==> flow/design.v <==
module bldc_esc #(parameter DATA_WIDTH = 16,parameter debounce = 3)(
  input clk,              		 
  input reset,            		 
  input pwm_en,						 
  input encoder_a,  				 
  input encoder_b,  				 
  input [DATA_WIDTH-1:0] pwm_period,	 
  input [DATA_WIDTH-1:0] period_reference,	 
  input [DATA_WIDTH-1:0] Kp_ext, 
  input [DATA_WIDTH-1:0] Ki_ext, 
  input [DATA_WIDTH-1:0] Kd_ext, 
  input override_internal_pid,		 
  output reg motor_positive,   		 
  output reg motor_negative 			 
);
  reg motor_pwm;
  reg [DATA_WIDTH-1:0] pwm_counter;
  reg [DATA_WIDTH-1:0] pwm_duty_cycle;
  reg [1:0]encoder_state;
  reg [1:0]prev_encoder_state;
  reg [1:0]pwm_direction;
  reg [DATA_WIDTH-1:0] period_speed ; 
  reg [DATA_WIDTH-1:0] speed_ctr;
  reg [DATA_WIDTH-1:0] Kp ;
  reg [DATA_WIDTH-1:0] Ki ;
  reg [DATA_WIDTH-1:0] Kd ;
  reg signed[DATA_WIDTH-1:0] error;
  reg signed[(DATA_WIDTH)-1:0] integral;
  reg signed[DATA_WIDTH-1:0] derivative;
  reg signed [(DATA_WIDTH)-1:0] pid_output;
  reg signed[DATA_WIDTH-1:0] previous_error;
  reg [2:0] encoder_a_shift_reg;
  reg encoder_a_reg;
  reg [2:0] encoder_b_shift_reg;
  reg encoder_b_reg;
 always @(posedge clk or posedge reset) begin
    if (reset) begin
        integral <= 16'b0;
        pwm_counter <= {DATA_WIDTH{1'b0}};
        encoder_state <= 2'b0;
        prev_encoder_state <= 2'b0;
        pwm_direction<=2'b00;
        motor_positive<=1'b0;
        motor_negative<=1'b0;
        Kp <= 16'd1;
        Ki <= 16'd0;
        Kd <= 16'd0;
        speed_ctr<={DATA_WIDTH{1'b0}};
        previous_error <= {DATA_WIDTH{1'b0}};
        error<=8'b0;
        period_speed <= 16'b0;
        pid_output <= 16'b0;
        derivative <= 16'b0;
        pwm_duty_cycle <= 16'b0;
        motor_pwm <= 1'b0;
        encoder_a_shift_reg <= 3'b0;
        encoder_a_reg <= 1'b0;
        encoder_b_shift_reg <= 3'b0;
        encoder_b_reg <= 1'b0;
    end 
    else begin
        encoder_a_shift_reg <= {encoder_a_shift_reg[debounce-2:0],encoder_a};
        if (encoder_a_shift_reg == {debounce{1'b0}} || encoder_a_shift_reg == {debounce{1'b1}})begin
            encoder_a_reg <= encoder_a_shift_reg[0];
        end
        encoder_b_shift_reg <= {encoder_b_shift_reg[debounce-2:0],encoder_b};
        if (encoder_b_shift_reg == {debounce{1'b0}} || encoder_b_shift_reg == {debounce{1'b1}})begin
            encoder_b_reg <= encoder_b_shift_reg[0];
        end
        pid_output <= Kp * error + Ki * integral + Kd * derivative;	 
        if(pid_output<1) begin			 
			pwm_duty_cycle<=pwm_period;
		end 
		else if (pid_output>pwm_period) begin	 
			pwm_duty_cycle<=1;
		end 
		else begin
			pwm_duty_cycle<= pid_output;	 
		end
        derivative <= error - previous_error;
        if (integral + error > 2047) begin  
            integral <= 2047;  
        end 
        else if (integral + error < -2048) begin
            integral <= -2048; 
        end 
        else begin
            integral <= integral + error;  
        end
        previous_error<=error;
        error <= period_reference - period_speed;
        motor_pwm <= (pwm_counter < pwm_duty_cycle) & pwm_en;  
        if (pwm_counter == pwm_period) begin
            pwm_counter <= 16'd0;
        end
        else begin
            pwm_counter <= pwm_counter + 1;
        end
        encoder_state <= {encoder_a_reg, encoder_b_reg};
        prev_encoder_state <= encoder_state;
        case ({encoder_state, prev_encoder_state})
            4'b0100, 4'b1101,4'b1011: begin 
                pwm_direction<=2'b10;
            end
            4'b1000,4'b1110,4'b0111: begin 
                pwm_direction<=2'b01;
            end
            4'b1100, 4'b0011, 4'b1001,4'b0110: begin 
                pwm_direction<=2'b00;
            end
            default: begin
                pwm_direction<=pwm_direction; 
            end
        endcase
        if(pwm_en==1'b0)begin
            motor_positive<=1'b0;
            motor_negative<=1'b0;
		end 
		else begin
            case(pwm_direction)
                2'b00: begin
      				if(period_reference>32767) begin  
						motor_positive<=1'b0;
						motor_negative<=motor_pwm;
					end
					else begin
						motor_positive<=motor_pwm;
						motor_negative<=1'b0;
					end
                end 
                2'b01:begin
                    motor_positive<=1'b0;
                    motor_negative<=motor_pwm;
                end
                2'b10:begin
                    motor_positive<=motor_pwm;
                    motor_negative<=1'b0;
                end
                default: begin
                    motor_positive <= 1'b0;
                    motor_negative <= 1'b0;
                end
            endcase
        end
		if(override_internal_pid) begin
			Kp<=Kp_ext;
			Ki<=Ki_ext;
			Kd<=Kd_ext;
		end 
		else begin
			Kp<=Kp;
			Ki<=Ki;
			Kd<=Kd;
		end
      if((prev_encoder_state[0]==1'b0 && encoder_a_reg==1'b1) || speed_ctr==16'h00ff) begin
            period_speed<=speed_ctr;
            speed_ctr<={DATA_WIDTH{1'b0}};
        end else begin
            speed_ctr<=speed_ctr+1;
        end
    end
 end
endmodule
Tool chain data of bldc_esc

Tool output for the design above, in the order of the flow.
Line numbers count from 1 in the design file above.
Operators: Yosys type, input widths -> output width; for muxes data width and select width s.
Not given: n/a

Top module: bldc_esc
Clock port: clk
Library: sky130hd
Corner: tt_025C_1v80

After elaboration

Source: Yosys, flattened and elaborated, memories not mapped. Widths are those after wreduce. Registers that Yosys merges into a memory's read port (data or address) are not register bits. Print and check cells do not count.

Register bits: 209
Word-level cells: 81
Output and inout port bits: 2
Bits of input ports: 86

Multiplexer cells: 13
Equal/unequal tests: 16
Bitwise logic cells: 2
$add $sub $neg: 8
$mul: 3
Reduce/logical cells: 11
$lt $le $gt $ge: 6

Operators with widths:

| operator              | count |
| $mul 16x16->16        | 3 |
| $mux 16               | 6 |
| $add 16x16->16        | 3 |
| $add 16x1->16 const B | 2 |
| $sub 16x16->16        | 2 |
| $eq 4x4->1 const B    | 6 |
| $add 16x16->17        | 1 |
| $gt 17x12->1 const B  | 1 |
| $lt 17x12->1 const B  | 1 |
| $gt 16x15->1 const B  | 1 |
| $gt 16x16->1          | 1 |
| $lt 16x16->1          | 1 |
| $eq 16x16->1          | 1 |
| $lt 16x2->1 const B   | 1 |
| $eq 16x8->1 const B   | 1 |
| $eq 4x3->1 const B    | 3 |
| $eq 3x3->1 const B    | 2 |
| $logic_not 3->1       | 2 |
| $reduce_or 3->1       | 2 |
| $pmux 2 s3            | 1 |
| $eq 4x2->1 const B    | 1 |
| $reduce_or 4->1       | 1 |
| $pmux 1 s2            | 2 |
| $mux 1                | 4 |
| $logic_or 1x1->1      | 3 |
| $reduce_bool 3->1     | 1 |
| $eq 2x1->1 const B    | 1 |
| $eq 2x2->1 const B    | 1 |

Not listed: further kinds 4, cells in them 4.

Logic depth

Longest topological path by Yosys (ltp), each cell counted once; first at word level (registers and memories cut), then after technology mapping (sequential cells cut; the memories' decode and read muxes count).

Depth in word-level cells: 4
ABC_AREA: 0
Gate-level depth with buffers: 25

Synthesis result

Source: synth_stat.txt of the flow (Yosys; design flattened, memories mapped). It holds for the ABC_AREA given above (unset counts as 0); a run with the other value may have another netlist.

Flip-flops: 210
Cells in the netlist: 2,364
Chip area (Yosys): 22,750.6 um^2
Buffer cells: 65

Cell types:

| type                      | count |
| sky130_fd_sc_hd__fa_1     | 291 |
| sky130_fd_sc_hd__dfrtp_1  | 208 |
| sky130_fd_sc_hd__ha_1     | 215 |
| sky130_fd_sc_hd__inv_1    | 492 |
| sky130_fd_sc_hd__and2_1   | 266 |
| sky130_fd_sc_hd__xnor2_1  | 136 |
| sky130_fd_sc_hd__nand2_1  | 203 |
| sky130_fd_sc_hd__mux2_2   | 50 |
| sky130_fd_sc_hd__xor2_1   | 47 |
| sky130_fd_sc_hd__nor2_1   | 76 |
| sky130_fd_sc_hd__a21oi_1  | 47 |
| sky130_fd_sc_hd__clkbuf_1 | 60 |
| sky130_fd_sc_hd__o21ai_0  | 44 |
| sky130_fd_sc_hd__nand3_1  | 27 |
| sky130_fd_sc_hd__and3_1   | 16 |
| sky130_fd_sc_hd__nor3_1   | 20 |
| sky130_fd_sc_hd__o21a_1   | 12 |
| sky130_fd_sc_hd__o22ai_1  | 14 |

Other cell types: 42; their cells: 140.

Worst setup path after synthesis

OpenSTA on the mapped netlist: ideal clock, no wires. The path of least setup slack (recovery checks aside). Input and output delay are each 20% of the period. Register names are those of the netlist, which keeps one name where synthesis merged equal registers.

Path type: register -> register
From: reg error[3]
To: reg pid_output[15]
Arrival time: 6.584 ns
Stages: 25
Time at the first pin: 0.000 ns
Buffers on the path: 1
Period: 8.0 ns
Path delay: 6.664 ns
Data required time: 7.920 ns
Library setup time: 0.080 ns
Path slack: 1.336 ns
Period reached after synthesis: 6.664 ns

"path delay" = arrival - input delay + setup time.
"stages" counts driving pins, that of a launching flip-flop among them; a cell with two outputs on the path counts twice.
"period reached after synthesis" = period - worst setup slack (recovery checks aside). The figure is calculated, with input and output delays left at 20% of the set period.
The rows between start and end are the longest chain of elaborated cells between them; the timing report does not say that the signal goes this way. Where chains are equally long, one stands for them.
A line is the first line of the expression or statement that the cell stems from. Yosys adds cells for indexed reads and writes and turns some case tables into memories.

Cells stage by stage: sky130_fd_sc_hd__dfrtp_1 > sky130_fd_sc_hd__clkbuf_1 > sky130_fd_sc_hd__and2_1 > sky130_fd_sc_hd__fa_1 > sky130_fd_sc_hd__inv_1 > sky130_fd_sc_hd__fa_1 > sky130_fd_sc_hd__fa_1 > sky130_fd_sc_hd__inv_1 > sky130_fd_sc_hd__fa_1 > sky130_fd_sc_hd__inv_1 > sky130_fd_sc_hd__fa_1 > sky130_fd_sc_hd__inv_1 > sky130_fd_sc_hd__fa_1 > sky130_fd_sc_hd__fa_1 > sky130_fd_sc_hd__fa_1 > sky130_fd_sc_hd__inv_1 > sky130_fd_sc_hd__fa_1 > sky130_fd_sc_hd__inv_1 > sky130_fd_sc_hd__ha_1 > sky130_fd_sc_hd__inv_1 > sky130_fd_sc_hd__o21bai_1 > sky130_fd_sc_hd__a21oi_1 > sky130_fd_sc_hd__o21ai_0 > sky130_fd_sc_hd__o41ai_1 > sky130_fd_sc_hd__xnor2_1
Cells in the longest elaborated chain: 3

Ends and longest elaborated chain, post-synthesis:

| what                        | line | text |
| from (decl)                 | 27   | `reg signed[DATA_WIDTH-1:0] error;` |
| from (assign)               | 50   | `error<=8'b0;` |
| from (assign)               | 91   | `error <= period_reference - period_speed;` |
| $mul 16x16->16              | 70   | `pid_output <= Kp * error + Ki * integral + Kd * derivative;` |
| $add 16x16->16 (2 in a row) | 70   |  |
| to (assign)                 | 52   | `pid_output <= 16'b0;` |
| to (assign)                 | 70   |  |
| to (decl)                   | 30   | `reg signed [(DATA_WIDTH)-1:0] pid_output;` |

Timing after layout

Path of least setup slack in the final report of entry A (OpenROAD, finished layout, wires in). Where an end is a register, its clock arrival counts in the times.

Path type: register -> register
From: reg error[6]
To: reg pid_output[15]
Path slack: 0.28 ns
Stages: 24
Data required time: 7.82 ns
Library setup time: 0.13 ns
Buffers on the path: 0
Period: 7.4 ns
Arrival time: 7.55 ns
Time at the first pin: 0.58 ns

The rows between start and end are the longest chain of elaborated cells between them; the timing report does not say that the signal goes this way. Where chains are equally long, one stands for them.

Cells stage by stage: sky130_fd_sc_hd__dfrtp_1 > sky130_fd_sc_hd__nand2_1 > sky130_fd_sc_hd__fa_1 > sky130_fd_sc_hd__inv_1 > sky130_fd_sc_hd__fa_1 > sky130_fd_sc_hd__inv_1 > sky130_fd_sc_hd__fa_1 > sky130_fd_sc_hd__inv_1 > sky130_fd_sc_hd__fa_1 > sky130_fd_sc_hd__inv_1 > sky130_fd_sc_hd__fa_1 > sky130_fd_sc_hd__fa_1 > sky130_fd_sc_hd__fa_1 > sky130_fd_sc_hd__inv_1 > sky130_fd_sc_hd__fa_1 > sky130_fd_sc_hd__inv_1 > sky130_fd_sc_hd__fa_1 > sky130_fd_sc_hd__xnor2_1 > sky130_fd_sc_hd__xnor2_1 > sky130_fd_sc_hd__xnor2_1 > sky130_fd_sc_hd__xnor2_1 > sky130_fd_sc_hd__xnor2_1 > sky130_fd_sc_hd__xnor2_1 > sky130_fd_sc_hd__xnor2_1
Cells in the longest elaborated chain: 3

Ends and longest elaborated chain, after layout:

| what                        | line | text |
| from (decl)                 | 27   | `reg signed[DATA_WIDTH-1:0] error;` |
| from (assign)               | 50   | `error<=8'b0;` |
| from (assign)               | 91   | `error <= period_reference - period_speed;` |
| $mul 16x16->16              | 70   | `pid_output <= Kp * error + Ki * integral + Kd * derivative;` |
| $add 16x16->16 (2 in a row) | 70   |  |
| to (assign)                 | 52   | `pid_output <= 16'b0;` |
| to (assign)                 | 70   |  |
| to (decl)                   | 30   | `reg signed [(DATA_WIDTH)-1:0] pid_output;` |

Add stored flow runs of bldc_esc

Measured data: module bldc_esc, platform sky130hd, 3 stored runs of the flow under differing settings, order arbitrary. Input and output delays are each 20% of the period that was set; the output load is 0.01 pF.
By "time of the worst setup path" is meant the share of the clock period that the worst setup path is allowed (20% is reserved at inputs, 20% at outputs), minus its slack. Clock arrival times at its registers enter into it.
A setting shown as -- is not set for that run.

| setting or result                         | entry A              | entry B              | entry C              |
| CORE_UTILIZATION                          | 40                   | 40                   | 40                   |
| PLACE_DENSITY                             | 0.6                  | 0.6                  | 0.72                 |
| period_ns                                 | 7.4                  | 7.4                  | 8.0                  |
| CAP_MARGIN                                | 20                   | 20                   | 20                   |
| CORE_MARGIN                               | 2                    | 2                    | 8                    |
| SLEW_MARGIN                               | 20                   | 20                   | 20                   |
| SETUP_SLACK_MARGIN                        | --                   | 0.33                 | --                   |
| CELL_PAD_IN_SITES_DETAIL_PLACEMENT        | --                   | --                   | 0                    |
| CELL_PAD_IN_SITES_GLOBAL_PLACEMENT        | --                   | --                   | 1                    |
| CORE_ASPECT_RATIO                         | --                   | --                   | 1.54                 |
| TNS_END_PERCENT                           | --                   | --                   | 30                   |
| total negative slack (ns)                 | 0.000                | 0.000                | 0.000                |
| worst hold slack in the final report (ns) | 0.372                | 0.397                | 0.383                |
| setup slack of the worst path (ns)        | 0.279                | 0.562                | 0.783                |
| utilization after layout                  | 0.453                | 0.46                 | 0.449                |
| cell area after synthesis (um^2)          | 22,750.6             | 22,750.6             | 22,750.6             |
| die outline area (um^2)                   | 58,799.0             | 58,799.0             | 64,942.8             |
| time of the worst setup path (ns)         | 7.12                 | 6.84                 | 7.22                 |
| worst setup path kind                     | register -> register | register -> register | register -> register |
